==> flow/design.v <==
module alu #(parameter DATA_WIDTH = 32, OP = 3)
(
    input wire start,
    input wire clk,
    input wire reset_n,
    input wire [DATA_WIDTH - 1 : 0] A,
    input wire [DATA_WIDTH - 1 : 0] B,
    input wire [OP - 1 : 0] op,
    output reg [DATA_WIDTH - 1 : 0] result,
    output reg done
);
  localparam AND = 3'b000;   
  localparam OR  = 3'b001;   
  localparam ADD = 3'b010;   
  localparam NOP = 3'b011;   
  localparam SUB = 3'b100;   
  localparam MUL = 3'b101;   
  localparam SLT = 3'b110;   
  reg done_reg;
  reg [DATA_WIDTH - 1 : 0] result_reg;
  always @(posedge clk or negedge reset_n) begin
    if (!reset_n) begin
      result_reg <= 32'h00000000;
    end
    else begin
      if(start) begin
        case (op)
          AND: result_reg <=  A & B;
          OR : result_reg <=  A | B;
          ADD: result_reg <=  A + B;
          SUB: result_reg <=  A - B;
          MUL: result_reg <=  A * B;
          SLT: result_reg <= (A < B) ? 32'b1 : 32'b0;
          default: result_reg <= 32'h00000000;
        endcase
      end
    end
  end
  always @(posedge clk or negedge reset_n) begin
    if(!reset_n) begin
      done_reg <= 1'b0;
    end
    else begin
      if(start && (op != NOP)) begin
        done_reg <= 1'b1;
      end
      else begin
        done_reg <= 1'b0;
      end
    end
  end
  always @(posedge clk or negedge reset_n) begin
    if (!reset_n) begin
      done <= 1'b0;
    end
    else begin
      done <= done_reg;
    end
  end
  always @(posedge clk or negedge reset_n) begin
    if (!reset_n) begin
      result <= 32'h00000000;
    end
    else begin
      result <= result_reg;
    end
  end
endmodule
From RTL to reports: alu
The steps from the RTL of alu to its reports follow in flow order.
Lines are those of the file above, counted from 1.
Operators: Yosys type, input widths -> output width; for muxes data width and select width s.
Library cell names are shortened.
Not given: --

inputs
  top module = alu
  clock = clk
  standard-cell library = sky130hd
  corner = tt_025C_1v80

Word-level counts
Yosys after proc, flatten, opt, wreduce and memory -nomap, before mapping. Enables and synchronous resets that opt folds into registers are not counted as muxes. Memory bits, and registers merged into a memory's read port (data or address), are not among the register bits. Print and check cells are not counted. Equal cells are merged and count once.

storage and ports
  register bits after elaboration = 66
  latch bits = 0
  bits in writable memories = 0
  memories = 0
  bits in read-only memories = 0
  word width x clocked read ports = 0
  elaborated cells = 21

cells by class
  equality and inequality tests = 6
  reductions and logical operators = 2
  divide/modulo/power cells = 0
  add/sub/neg operators = 2
  mux-type cells = 3
  shift-type cells = 0
  bitwise gates (word level) = 2
  multipliers = 1
  magnitude comparators = 1

operator list
  kind                count
  $mul 32x32->32      1
  $pmux 32 s6         1
  $add 32x32->32      1
  $sub 32x32->32      1
  $lt 32x32->1        1
  $and 32x32->32      1
  $or 32x32->32       1
  $eq 3x3->1 const B  3
  $eq 3x1->1 const B  1
  $eq 3x2->1 const B  1
  $ne 3x2->1 const B  1
  $logic_not 3->1     1
  $mux 1              2
  $logic_and 1x1->1   1

Longest topological paths
Yosys ltp: most cells in a row. Word level: on the elaborated netlist, between registers, memories and ports. Mapped: between sequential cells and ports; inverters and the memories' decode and read muxes count.

logic depth
  word-level depth = 3
  ABC_AREA = 0
  depth in mapped cells = 29
  mapped depth without buffers = 26

Netlist
Yosys stat after the flow's synthesis: flattened, memories mapped to cells. It holds for the ABC_AREA given above (unset counts as 0); a run with the other value may have another netlist.
The area totals of this step are shown rounded.

mapped netlist
  flip-flop cells = 66
  synthesis area = 22000 µm²
  sequential area = 1650 µm²
  cells in the netlist = 2621
  buffers = 129

cell types
  type      count
  fa_1      410
  ha_1      219
  inv_1     457
  dfrtp_1   66
  nor2_1    384
  nand2_1   289
  xnor2_1   71
  a21oi_1   99
  clkbuf_1  104
  o21ai_0   76
  xor2_1    25
  a21o_1    21
  a22oi_1   20
  a211oi_1  18
  nor3_1    25
  nand3_1   22
  mux2i_1   10
  a221oi_1  11

Not listed: further types 62, cells in them 294.

Path before layout
Path of least setup slack by OpenSTA after synthesis, without wires, with an ideal clock, recovery checks aside; 20% of the period is set as input and as output delay. Where synthesis merged equal registers, the netlist keeps one of their names.

path after synthesis
  kind = input to register
  start = input port B[2]
  end = register result_reg[23]
  data required time = 9.361 ns
  arrival time = 8.778 ns
  library setup time = 0.139 ns
  stages on the path = 26
  path delay = 7.017 ns
  setup slack = 0.583 ns
  clock period = 9.5 ns
  period reached after synthesis = 8.917 ns

"path delay" is the arrival time less input delay plus setup time.
"stages on the path" counts driving pins, that of a launching flip-flop among them; a cell with two outputs on the path counts twice.
"period reached after synthesis" is the clock period less the worst setup slack; recovery checks do not enter. This is arithmetic on one report: input and output delays are still those of the set period (20% each).
Between the ends stands the longest chain of elaborated cells between them, by number of cells; it is not shown to be the way that was timed. Of several equally long chains one is given.
Each line given opens the expression or statement behind the cell; cells for indexed reads and writes are added by Yosys, which also makes memories of some case tables.
A register here has more assigning lines than the two given.

between the ends, after synthesis
  cells stage by stage = clkbuf_1 -> inv_1 -> clkbuf_1 -> nor2_1 -> fa_1 -> inv_1 -> fa_1 -> fa_1 -> fa_1 -> inv_1 -> fa_1 -> inv_1 -> fa_1 -> inv_1 -> fa_1 -> fa_1 -> ha_1 -> clkbuf_1 -> a211oi_1 -> o21ai_0 -> a31oi_1 -> a21boi_1 -> o21ai_0 -> a311oi_1 -> nor3_1 -> or4_1
  cells in the longest elaborated chain = 2
  elaborated cells on any way between the ends = 4
  RTL lines with such cells = 4

RTL lines, path after synthesis
  what                line  source
  start: declaration  7     input wire [DATA_WIDTH - 1 : 0] B,
  $mul 32x32->32      32    MUL: result_reg <=  A * B;
  $pmux 32 s6         27    case (op)
  end: assignment     28    AND: result_reg <=  A & B;
  end: assignment     29    OR : result_reg <=  A | B;
  end: declaration    20    reg [DATA_WIDTH - 1 : 0] result_reg;

Timing after layout
From the final timing report of run A: the path of least setup slack in the routed layout; clock arrival at registers is part of the times.

path post-layout
  kind = input to register
  start = input port A[0]
  end = register result_reg[30]
  setup slack = -1.19 ns
  data required time = 7.05 ns
  clock period = 6.86 ns
  library setup time = 0.15 ns
  stages on the path = 24
  arrival time = 8.25 ns

Between the ends stands the longest chain of elaborated cells between them, by number of cells; it is not shown to be the way that was timed. Of several equally long chains one is given.
A register here has more assigning lines than the two given.

between the ends, post-layout
  cells stage by stage = clkdlybuf4s18_2 -> clkinv_4 -> clkbuf_4 -> nor2_1 -> fa_1 -> fa_1 -> inv_1 -> fa_1 -> inv_1 -> ha_1 -> ha_1 -> fa_1 -> fa_1 -> fa_1 -> ha_4 -> a211oi_2 -> o21ai_1 -> a211oi_2 -> o31ai_2 -> a211o_1 -> and3_4 -> or3_4 -> a31oi_1 -> a32oi_1
  cells in the longest elaborated chain = 2
  elaborated cells on any way between the ends = 4
  RTL lines with such cells = 4

RTL lines, path post-layout
  what                line  source
  start: declaration  6     input wire [DATA_WIDTH - 1 : 0] A,
  $mul 32x32->32      32    MUL: result_reg <=  A * B;
  $pmux 32 s6         27    case (op)
  end: assignment     28    AND: result_reg <=  A & B;
  end: assignment     29    OR : result_reg <=  A | B;
  end: declaration    20    reg [DATA_WIDTH - 1 : 0] result_reg;

Measured results for alu: 6 stored runs of the Yosys and OpenROAD flow on sky130hd. The settings differ; the order carries no meaning. The constraints put input and output delay at 20% of the set period each and load the outputs with 0.01 pF.
"period achieved" = clock period - worst setup slack. The figure is calculated, with input and output delays left at 20% of the set period.
"worst path time" means the part of the period allowed to the worst setup path (the constraints hold back 20% at inputs and 20% at outputs) less its slack; where the path has registers, the arrival times of their clocks count too.
Values from the reports are rounded here.
Among the settings, . means not set for that run.

name                                   run A              run B              run C              run D              run E              run F
ABC_AREA                               0                  1                  1                  .                  0                  1
CORE_ASPECT_RATIO                      1.75               0.96               1.65               .                  0.96               .
CORE_MARGIN                            10                 2                  10                 2                  2                  4
CORE_UTILIZATION                       51                 60                 70                 36                 60                 40
CTS_CLUSTER_DIAMETER                   180                .                  .                  340                .                  .
CTS_CLUSTER_SIZE                       29                 29                 26                 .                  29                 42
GPL_ROUTABILITY_DRIVEN                 0                  0                  0                  .                  0                  0
GPL_TIMING_DRIVEN                      0                  0                  1                  .                  .                  .
HOLD_SLACK_MARGIN                      0.15               .                  .                  .                  .                  .
MAX_ROUTING_LAYER                      met4               met5               .                  .                  met4               .
MIN_ROUTING_LAYER                      met1               .                  met1               .                  .                  met2
PLACE_DENSITY_LB_ADDON                 0.16               0.07               .                  0.07               0.07               .
SLEW_MARGIN                            10                 10                 20                 20                 10                 40
TNS_END_PERCENT                        30                 30                 55                 .                  30                 55
period_ns                              6.86               12.4               9.49               7.2                12.4               9.5
CAP_MARGIN                             20                 20                 20                 20                 20                 20
SETUP_SLACK_MARGIN                     .                  .                  0.25               -0.26              .                  -0.04
CELL_PAD_IN_SITES_DETAIL_PLACEMENT     .                  .                  .                  .                  .                  2
CELL_PAD_IN_SITES_GLOBAL_PLACEMENT     .                  .                  .                  .                  .                  3
standard-cell area after layout (µm²)  27300              26000              26200              29600              23800              26900
total negative slack (ns)              -18.0              0.000              0.000              -8.40              0.000              0.000
worst setup slack after layout (ns)    -1.19              1.13               0.089              -0.732             1.58               0.179
worst path time (ns)                   6.68               8.79               7.50               6.49               8.34               7.42
type of the worst setup path           input to register  input to register  input to register  input to register  input to register  input to register
post-layout utilization                0.641              0.661              0.77               0.491              0.659              0.454
worst-case hold slack (ns)             0.369              0.349              0.348              0.349              0.351              0.359
overall die area (µm²)                 52100              41700              42400              63100              38200              64000
Yosys chip area after synthesis (µm²)  22000              24000              24000              22000              22000              24000
period achieved (ns)                   8.051              11.275             9.401              7.932              10.824             9.321
